==> flow/design.v <==
module sin_h(
    input signed [15:0] r_in,
    output signed [15:0] r_out
    );
     wire signed [15:0] a,b,c,d;
     assign a = r_in + (r_in >>> 2);
     assign b = (a >>> 4)+(r_in >>> 6);
     assign c = b+a; 
     assign d = (c >>> 5)+(r_in);
     assign r_out = d >>>1;     
endmodule
module cos_h(
    input signed [15:0] r,
    output signed [15:0] r_o
    );
    wire signed [15:0] a,b,c,d;
  assign a = r + (r >>> 2);
  assign b = r + (a >>> 2);
  assign c = b >>> 9;
  assign d = r + (r >>> 3);
  assign r_o = c+d;
endmodule
module sinh_23(
    input signed [15:0] rin,
    input S,
    output signed [15:0] rout
    );
     wire signed [15:0] a,b,c,d,e;
     assign a = (rin >>> 4)+ rin;
     assign b = rin + (rin >>> 9);
     assign c = b + (a >>> 7);
     assign d = c >>> 2;
     assign e = b >>> 3;
     assign rout = S? d:e;
endmodule
module cosh_23(
    input signed [15:0] ri,
    input sel,
    output signed [15:0] ro
    );
    wire signed [15:0] a,b,c,d;
    assign a = ri >>>7;
    assign b = (ri >>> 8)+ ri;
    assign c = b >>> 5;
    assign d = sel? c:b;
    assign ro = d + ri;
endmodule
module sinh_45(
    input signed [15:0] rin,
    input s,
    output signed [15:0] rout    
    );
    wire signed [15:0] a,b,c;
    assign a = rin >>> 4;
    assign b = rin >>> 5;
    assign c = s? a:b;
    assign rout = c;
endmodule
module cosh_45(
    input signed [15:0] rin,
    input s,
    output signed [15:0] rout    
    );
    wire signed [15:0] a,b,c;
    assign a = rin >>> 11;
    assign b = rin >>> 9;
    assign c = s? b:a;
    assign rout = rin + c;
endmodule
module stage_1(
    input signed [15:0] x_in,
    input signed [15:0] y_in,
    input signed [15:0] ang_in,
    input clk,
    input reset,
    output reg signed [15:0] x_out,
    output reg signed [15:0] y_out,
    output reg signed [15:0] ang_out
    );
    wire signed [15:0] p,q,u,v,abs_theta;
    assign abs_theta = ang_in[15] ? (~ang_in + 1'b1) : ang_in;
    reg signed [15:0] r,s,w,x,z,k; 
    sin_h S1(.r_in(y_in), .r_out(q));
    sin_h S2(.r_in(x_in), .r_out(u));
    cos_h C1(.r(x_in), .r_o(p));
    cos_h C2(.r(y_in), .r_o(v));
    always @(posedge clk, posedge reset)
    begin
    if(reset)
      begin
      x_out <= 16'b0000000000000000;
      y_out <= 16'b0000000000000000;
      ang_out <= 16'b0000000000000000;
      end
    else
    begin
      if (abs_theta <= 16'b0001000000000000)
         begin
         x_out <= x_in;
         y_out <= y_in;
         ang_out <= ang_in;
         end
      else 
         begin
         case(ang_in[15])
         1'b0: begin 
              x_out <= p+q; 
              y_out <= u+v; 
              ang_out <= ang_in - 16'b0010000000000000; 
              end
         1'b1: begin 
              x_out <= p-q; 
              y_out <= v-u; 
              ang_out <= ang_in + 16'b0010000000000000; 
              end
          endcase
         end
  end
end
endmodule
module stage_23(
    input signed [15:0] x_pr,
    input signed [15:0] y_pr,
    input signed [15:0] ang_pr,
    input clk,
    input reset,
    output reg signed [15:0] sx2_op,
    output reg signed [15:0] sy2_op,
    output reg signed [15:0] sa2_op
    );
  wire signed [15:0] abs_theta,o1,o2,o3,o4,w1,w2,w3,w4;
  assign abs_theta = ang_pr[15] ? (~ang_pr + 1'b1) : ang_pr;
  wire sel23;
  assign sel23 = (abs_theta > 16'b0000110000000000)?1'b1:1'b0;
  sinh_23 S1(.rin(x_pr),.S(sel23),.rout(o1));
  sinh_23 S2(.rin(y_pr),.S(sel23),.rout(o2));
  cosh_23 C1(.ri(x_pr),.sel(sel23),.ro(o3));
  cosh_23 C2(.ri(y_pr),.sel(sel23),.ro(o4)); 
always @(posedge clk, posedge reset)
begin
  if(reset)
      begin
      sx2_op <= 16'b0000000000000000;
      sy2_op<= 16'b0000000000000000;
      sa2_op <= 16'b0000000000000000;
      end
  else 
     begin
     if (abs_theta > 16'b0000110000000000 | abs_theta <= 16'b0000010000000000)
      begin
      sx2_op <= x_pr;
      sy2_op <= y_pr;
      sa2_op <= ang_pr;
      end
  else
      begin
         if(ang_pr[15])
          begin
          sx2_op <= o3 - o2;
          sy2_op <= o4 - o1;
          sa2_op <= sel23? (ang_pr + 16'b0001000000000000) : (ang_pr + 16'b0000100000000000);
          end
         else
          begin
          sx2_op <= o3 + o2;
          sy2_op <= o4 + o1;
          sa2_op <= sel23? (ang_pr - 16'b0001000000000000) : (ang_pr - 16'b0000100000000000);
          end
      end 
    end
end
endmodule  
module stage_45(
    input signed [15:0] sx2_op,
    input signed [15:0] sy2_op,
    input signed [15:0] sa2_op,
    input clk,
    input reset,
    output reg signed [15:0] x_nxt,
    output reg signed [15:0] y_nxt,
    output reg signed [15:0] ang_nxt
    );
    wire signed [15:0] o5,o6,o7,o8,w5,w6,w7,w8,abs_theta2;
    wire sel45;
    assign abs_theta2 = sa2_op[15] ? (~sa2_op + 1'b1) : sa2_op;
    assign sel45 = (abs_theta2 > 16'b0000001100000000)? 1'b1:1'b0;
sinh_45 S3(.rin(sx2_op),.s(sel45),.rout(o5));
sinh_45 S4(.rin(sy2_op),.s(sel45),.rout(o6));
cosh_45 C3(.rin(sx2_op),.s(sel45),.rout(o7));
cosh_45 C4(.rin(sy2_op),.s(sel45),.rout(o8));
always @(posedge clk, posedge reset)
begin
   if(reset)
      begin
      x_nxt <= 16'b0000000000000000;
      y_nxt <= 16'b0000000000000000;
      ang_nxt <= 16'b0000000000000000;
      end
   else
      begin
         if(abs_theta2 <= 16'b0000000100000000)
             begin
             x_nxt <= sx2_op;
             y_nxt <= sy2_op;
             ang_nxt <= sa2_op;
             end 
         else
             begin
             if(sa2_op[15])
                begin
                x_nxt <= o7 - o5;
                y_nxt <= o8 - o6;
                ang_nxt <= sel45? (sa2_op + 16'b0000010000000000) : (sa2_op + 16'b0000001000000000);
                end
             else
                begin
                x_nxt <= o7 + o5;
                y_nxt <= o8 + o6;
                ang_nxt <= sel45? (sa2_op - 16'b0000010000000000) : (sa2_op - 16'b0000001000000000);
                end
             end
      end
end
endmodule
module last_stage(
    input signed [15:0] x3,
    input signed [15:0] y3,
    input signed [15:0] ang3,
    input clk,
    input reset,
    output reg signed [15:0] xf,
    output reg signed [15:0] yf
    );
    wire signed [15:0] abs_theta,w1,w2,w3,w4,w5,w6;
    assign abs_theta = ang3[15] ? (~ang3 + 1'b1) : ang3;
    wire [3:0] k;
    assign k = abs_theta[15:12] + abs_theta[11];
    assign w1 = y3 >>> 9;
    assign w2 = x3 >>> 9;
    assign w3 = k*w1;
    assign w4 = k*w2;
    always @(posedge clk, posedge reset)
    begin
       if (reset)
         begin
         xf <= 16'b0000000000000000;
         yf <= 16'b0000000000000000;
         end
       else 
          begin
               if (ang3[15])
                 begin
                 xf <= x3 + w3;
                 yf <= y3 + w4;
                 end
               else 
                 begin
                 xf <= x3 - w3;
                 yf <= y3 - w4;
                 end
          end
    end
endmodule
`timescale 1ns / 100ps
module cordic_2taylor (
input clk,
input reset,
input signed [15:0] ang,
input signed [15:0] xin,
input signed [15:0] yin,
output signed [15:0] Xout,
output signed [15:0] Yout);
wire signed [15:0] x1, y1, theta1;           
wire signed [15:0] x2, y2, theta2;           
wire signed [15:0] x3, y3, theta3;           
    stage_1 S1(xin,yin,ang,clk,reset,x1,y1,theta1);
    stage_23 S2(x1,y1,theta1,clk,reset,x2,y2,theta2);
    stage_45 S3(x2,y2,theta2,clk,reset,x3,y3,theta3);
    last_stage S4(x3,y3,theta3,clk,reset,Xout,Yout);
endmodule
### Tool chain data of cordic_2taylor

The steps from the RTL of cordic_2taylor to its reports follow in flow order.
Lines are those of the file above, counted from 1.
Library cell names are shortened.
A cell with -- has no value.

| inputs | value |
|---|---|
| top module | cordic_2taylor |
| clock | clk |
| standard-cell library | sky130hd |
| timing corner | tt_025C_1v80 |

### Word level

Source: Yosys, flattened and elaborated, memories not mapped. Widths are those after wreduce; folded enables and synchronous resets count as part of the registers. Registers that Yosys merges into a memory's read port (data or address) are not register bits. Print and check cells do not count. Equal cells are merged and count once.

| word-level totals | value |
|---|---|
| output and inout port bits | 32 |
| bits in registers | 176 |

| cells by class | value |
|---|---|
| muxes and demuxes | 38 |
| $add $sub $neg | 57 |
| $mul | 2 |
| bitwise logic cells | 6 |
| $lt $le $gt $ge | 5 |

Operators with widths:

| operator | count |
|---|---|
| 16-bit two-way mux | 27 |
| 4-bit by 16-bit multiplier with 16-bit output | 2 |
| 16-bit adder | 6 |
| 16-bit parallel mux with 2-bit select | 3 |
| 16-bit by 1-bit adder with 16-bit output (second input constant) | 4 |
| 16-bit by 14-bit adder with 16-bit output | 4 |
| 16-bit subtractor | 4 |
| 16-bit by 7-bit adder with 16-bit output | 4 |
| 16-bit NOT | 4 |
| 11-bit by 16-bit adder with 16-bit output | 2 |
| 12-bit by 16-bit adder with 16-bit output | 2 |
| 13-bit by 16-bit adder with 16-bit output | 2 |
| 16-bit by 12-bit adder with 16-bit output | 2 |
| 16-bit by 12-bit subtractor with 16-bit output | 2 |
| 16-bit by 13-bit adder with 16-bit output | 2 |
| 16-bit by 15-bit subtractor with 16-bit output | 2 |
| 16-bit by 9-bit adder with 16-bit output | 2 |
| 7-bit by 16-bit adder with 16-bit output | 2 |
| 8-bit by 16-bit adder with 16-bit output | 2 |
| 15-bit two-way mux | 2 |
| 12-bit by 10-bit adder with 13-bit output | 2 |
| 11-bit two-way mux | 2 |
| 15-bit by 16-bit adder with 16-bit output | 1 |
| 16-bit by 10-bit adder with 16-bit output (second input constant) | 1 |
| 16-bit by 10-bit subtractor with 16-bit output (second input constant) | 1 |
| 16-bit by 10-bit greater-than comparator with 1-bit output (second input constant) | 1 |
| 16-bit by 11-bit adder with 16-bit output (second input constant) | 1 |
| 16-bit by 11-bit subtractor with 16-bit output (second input constant) | 1 |

Not listed: further kinds 16, cells in them 18.

### Logic depth

Yosys ltp: most cells in a row. Word level: on the elaborated netlist, between registers, memories and ports. Mapped: between sequential cells and ports; inverters and the memories' decode and read muxes count.

| logic depth | value |
|---|---|
| word-level depth | 10 |
| ABC_AREA | 0 |
| depth in mapped cells | 43 |

### Netlist

Yosys stat after the flow's synthesis: flattened, memories mapped to cells. It holds for the ABC_AREA given above (unset counts as 0); a run with the other value may have another netlist.
The area totals of this step are shown rounded.

| synthesis totals | value |
|---|---|
| flip-flops | 176 |
| mapped cells | 4147 |
| chip area (Yosys) | 0.032 mm² |
| buffer cells | 107 |
| sequential area | 0.0044 mm² |

Cells by type:

| type | count | total area (µm²) |
|---|---|---|
| ha_1 | 471 | 5.89E+03 |
| dfrtp_1 | 176 | 4.4E+03 |
| fa_1 | 113 | 2262.17 |
| xnor2_1 | 258 | 2.26E+03 |
| nand2_1 | 393 | 1.48E+03 |
| o21ai_0 | 294 | 1.47E+03 |
| inv_1 | 377 | 1.42E+03 |
| a21oi_1 | 264 | 1.32E+03 |
| xor2_1 | 141 | 1.23E+03 |
| nor2_1 | 315 | 1.18E+03 |
| a21o_1 | 99 | 743.213 |
| nor3_1 | 124 | 620.595 |
| or3_1 | 65 | 406.64 |
| o21a_1 | 52 | 390.374 |
| nand2b_1 | 60 | 375.36 |
| nand3_1 | 69 | 345.331 |
| o21bai_1 | 43 | 322.81 |
| a21boi_0 | 41 | 307.795 |

Not listed: further types 83, cells in them 792.
By module: a second synthesis without flattening, with its own total; a netlist apart from the flattened one above.

| unflattened totals | value |
|---|---|
| cell total of the unflattened synthesis | 4155 |
| area total of the unflattened synthesis | 0.035 mm² |

Rows give one instance, submodules left out.

By module:

| module | sequential area (mm²) | area (mm²) | instances | cells |
|---|---|---|---|---|
| last_stage | 0.0008 | 0.005 | 1 | 572 |
| stage_45 | 0.0012 | 0.0042 | 1 | 501 |
| stage_23 | 0.0012 | 0.0042 | 1 | 468 |
| stage_1 | 0.0012 | 0.0041 | 1 | 448 |
| sin_h | 0 | 0.002 | 2 | 251 |
| cos_h | 0 | 0.002 | 2 | 238 |
| sinh_23 | 0 | 0.0018 | 2 | 239 |
| cosh_23 | 0 | 0.0015 | 2 | 204 |
| cosh_45 | 0 | 0.00095 | 2 | 134 |
| sinh_45 | 0 | 0.00021 | 2 | 17 |
| cordic_2taylor | 0 | 0 | 1 | 0 |

### Timing after synthesis

Source: OpenSTA report_checks on the synthesized netlist (no wires, ideal clock, input and output delay 20% of the period each), path of least setup slack; recovery checks are left aside. Register names are those of the netlist, which keeps one name where synthesis merged equal registers.

| path after synthesis | value |
|---|---|
| path kind | in2reg |
| from | input xin[0] |
| to | register S1.x_out[15] |
| arrival | 10.018 ns |
| data required time | 9.875 ns |
| stages | 38 |
| period | 10.0 ns |
| path slack | -0.143 ns |
| delay of the path | 8.143 ns |
| period reached after synthesis | 10.143 ns |

"delay of the path" = arrival - input delay + setup time.
"stages" counts driving pins, that of a launching flip-flop among them; a cell with two outputs on the path counts twice.
"period reached after synthesis" = period - worst setup slack (recovery checks aside). The figure is calculated, with input and output delays left at 20% of the set period.
The rows between start and end are the longest chain of elaborated cells between them; the timing report does not say that the signal goes this way. Where chains are equally long, one stands for them.
A line is the first line of the expression or statement that the cell stems from. Yosys adds cells for indexed reads and writes and turns some case tables into memories.
A register here has more assigning lines than the two given.

| on the way, after synthesis | value |
|---|---|
| path through | ha_1 inv_1 fa_1 nor2b_1 o21ai_0 a21boi_0 o21ai_0 a21oi_1 o21ai_0 a21oi_1 nand2b_1 inv_1 ha_1 o211a_1 a2111oi_0 a2111oi_0 a211o_1 o211a_1 [2 not listed] xor2_1 fa_1 inv_1 ha_1 inv_1 o21bai_1 a21oi_1 o21bai_1 a21oi_1 o21ai_0 or4b_2 nand3_1 ha_1 a21oi_1 o21ai_0 xnor3_1 xnor2_1 mux2_2 |
| cells in the longest elaborated chain | 6 |

Ends and longest elaborated chain, after synthesis:

| element | line | source |
|---|---|---|
| from (decl) | 269 | `input signed [15:0] xin,` |
| 16-bit by 14-bit adder with 16-bit output | 17 | `assign a = r + (r >>> 2);` |
| 16-bit by 14-bit adder with 16-bit output | 18 | `assign b = r + (a >>> 2);` |
| 7-bit by 16-bit adder with 16-bit output | 21 | `assign r_o = c+d;` |
| 16-bit by 15-bit subtractor with 16-bit output | 112 | `x_out <= p-q;` |
| 16-bit parallel mux with 2-bit select | 105 | `case(ang_in[15])` |
| 16-bit two-way mux | 97 | `if (abs_theta <= 16'b0001000000000000)` |
| to (assign) | 99 | `x_out <= x_in;` |
| to (assign) | 107 | `x_out <= p+q;` |
| to (decl) | 76 | `output reg signed [15:0] x_out,` |

### Timing after layout

From the final timing report of run 1: the path of least setup slack in the routed layout; clock arrival at registers is part of the times.

| path after layout | value |
|---|---|
| path kind | in2reg |
| from | input yin[5] |
| to | register S1.x_out[15] |
| stages | 36 |
| arrival | 10.09 ns |
| data required time | 8.12 ns |
| period | 7.72 ns |
| path slack | -1.97 ns |

The rows between start and end are the longest chain of elaborated cells between them; the timing report does not say that the signal goes this way. Where chains are equally long, one stands for them.
A register here has more assigning lines than the two given.

| on the way, after layout | value |
|---|---|
| path through | clkbuf_4 ha_4 inv_1 o311a_1 nor2_2 nor2_2 xnor2_2 inv_2 fa_1 inv_1 ha_4 a2111o_1 a31o_4 o21ai_1 xnor2_1 inv_1 fa_2 nand2b_1 nand2_1 a21oi_1 xnor2_2 nor3_2 a31oi_2 xor2_2 ha_4 buf_4 nor3_1 a21oi_1 a21o_1 a21oi_2 o21ai_2 a41oi_2 o21ai_1 xnor3_1 xnor2_1 mux2_2 |
| cells in the longest elaborated chain | 7 |

Ends and longest elaborated chain, after layout:

| element | line | source |
|---|---|---|
| from (decl) | 270 | `input signed [15:0] yin,` |
| 16-bit by 14-bit adder with 16-bit output | 6 | `assign a = r_in + (r_in >>> 2);` |
| 12-bit by 10-bit adder with 13-bit output | 7 | `assign b = (a >>> 4)+(r_in >>> 6);` |
| 13-bit by 16-bit adder with 16-bit output | 8 | `assign c = b+a;` |
| 11-bit by 16-bit adder with 16-bit output | 9 | `assign d = (c >>> 5)+(r_in);` |
| 16-bit by 15-bit subtractor with 16-bit output | 112 | `x_out <= p-q;` |
| 16-bit parallel mux with 2-bit select | 105 | `case(ang_in[15])` |
| 16-bit two-way mux | 97 | `if (abs_theta <= 16'b0001000000000000)` |
| to (assign) | 99 | `x_out <= x_in;` |
| to (assign) | 107 | `x_out <= p+q;` |
| to (decl) | 76 | `output reg signed [15:0] x_out,` |

Subject: flow runs of cordic_2taylor

Hi,

Below are 3 stored runs of the flow (Yosys, OpenROAD; platform sky130hd) on cordic_2taylor, each with its settings and what was measured, unordered. Constraints: input delay and output delay 20% of the set period each, output load 0.01 pF.
"period reached" is the run's clock period less its worst setup slack. It is reckoned from that one timing run; input and output delays stay at 20% of the period that was set.
"critical setup path time" = time allowed to the worst setup path (clock period - input delay - output delay, where it has them) - its slack; a late launch clock adds to it, a late capture clock takes from it.
Values from the reports are rounded here.
Among the settings, . means not set for that run.
Among the results, . means that no value is shown for the run.

| run | CELL_PAD_IN_SITES_DETAIL_PLACEMENT | CELL_PAD_IN_SITES_GLOBAL_PLACEMENT | CORE_MARGIN | CORE_UTILIZATION | CTS_CLUSTER_DIAMETER | GPL_TIMING_DRIVEN | MAX_ROUTING_LAYER | MIN_ROUTING_LAYER | PLACE_DENSITY | period_ns | CAP_MARGIN | SLEW_MARGIN | CORE_ASPECT_RATIO | GPL_ROUTABILITY_DRIVEN | HOLD_SLACK_MARGIN | PLACE_DENSITY_LB_ADDON | SETUP_SLACK_MARGIN | TNS_END_PERCENT | period reached (ns) | area of the synthesized netlist (mm²) | die size (mm²) | critical setup path time (ns) | critical path kind | post-route utilization | total negative setup slack (ns) | worst hold slack after layout (ns) | standard-cell area of the final layout (mm²) | setup slack of the worst path (ns) |
|---|---|---|---|---|---|---|---|---|---|---|---|---|---|---|---|---|---|---|---|---|---|---|---|---|---|---|---|---|
| run 1 | 2 | 2 | 4 | 15 | 118 | 0 | met5 | met2 | 0.76 | 7.72 | 20 | 20 | . | . | . | . | . | . | 9.689 | 0.032 | 0.22 | 8.14 | in2reg | 0.19 | -27 | 0.47 | 0.042 | -2.0 |
| run 2 | 2 | . | 10 | 67 | . | 0 | met5 | . | 0.42 | 13.1 | 25 | 20 | 1.26 | 0 | . | . | . | . | . | . | . | . | . | . | . | . | . | . |
| run 3 | 1 | . | 3 | 40 | . | 0 | . | . | . | 13.7 | 35 | 20 | 1.24 | 0 | 0.13 | 0.26 | 1.6 | 40 | 11.726 | 0.032 | 0.084 | 8.99 | in2reg | 0.44 | 0.000 | 0.44 | 0.035 | 2.0 |

Run 2: did not finish, placement stopped with DPL-0033

Regards
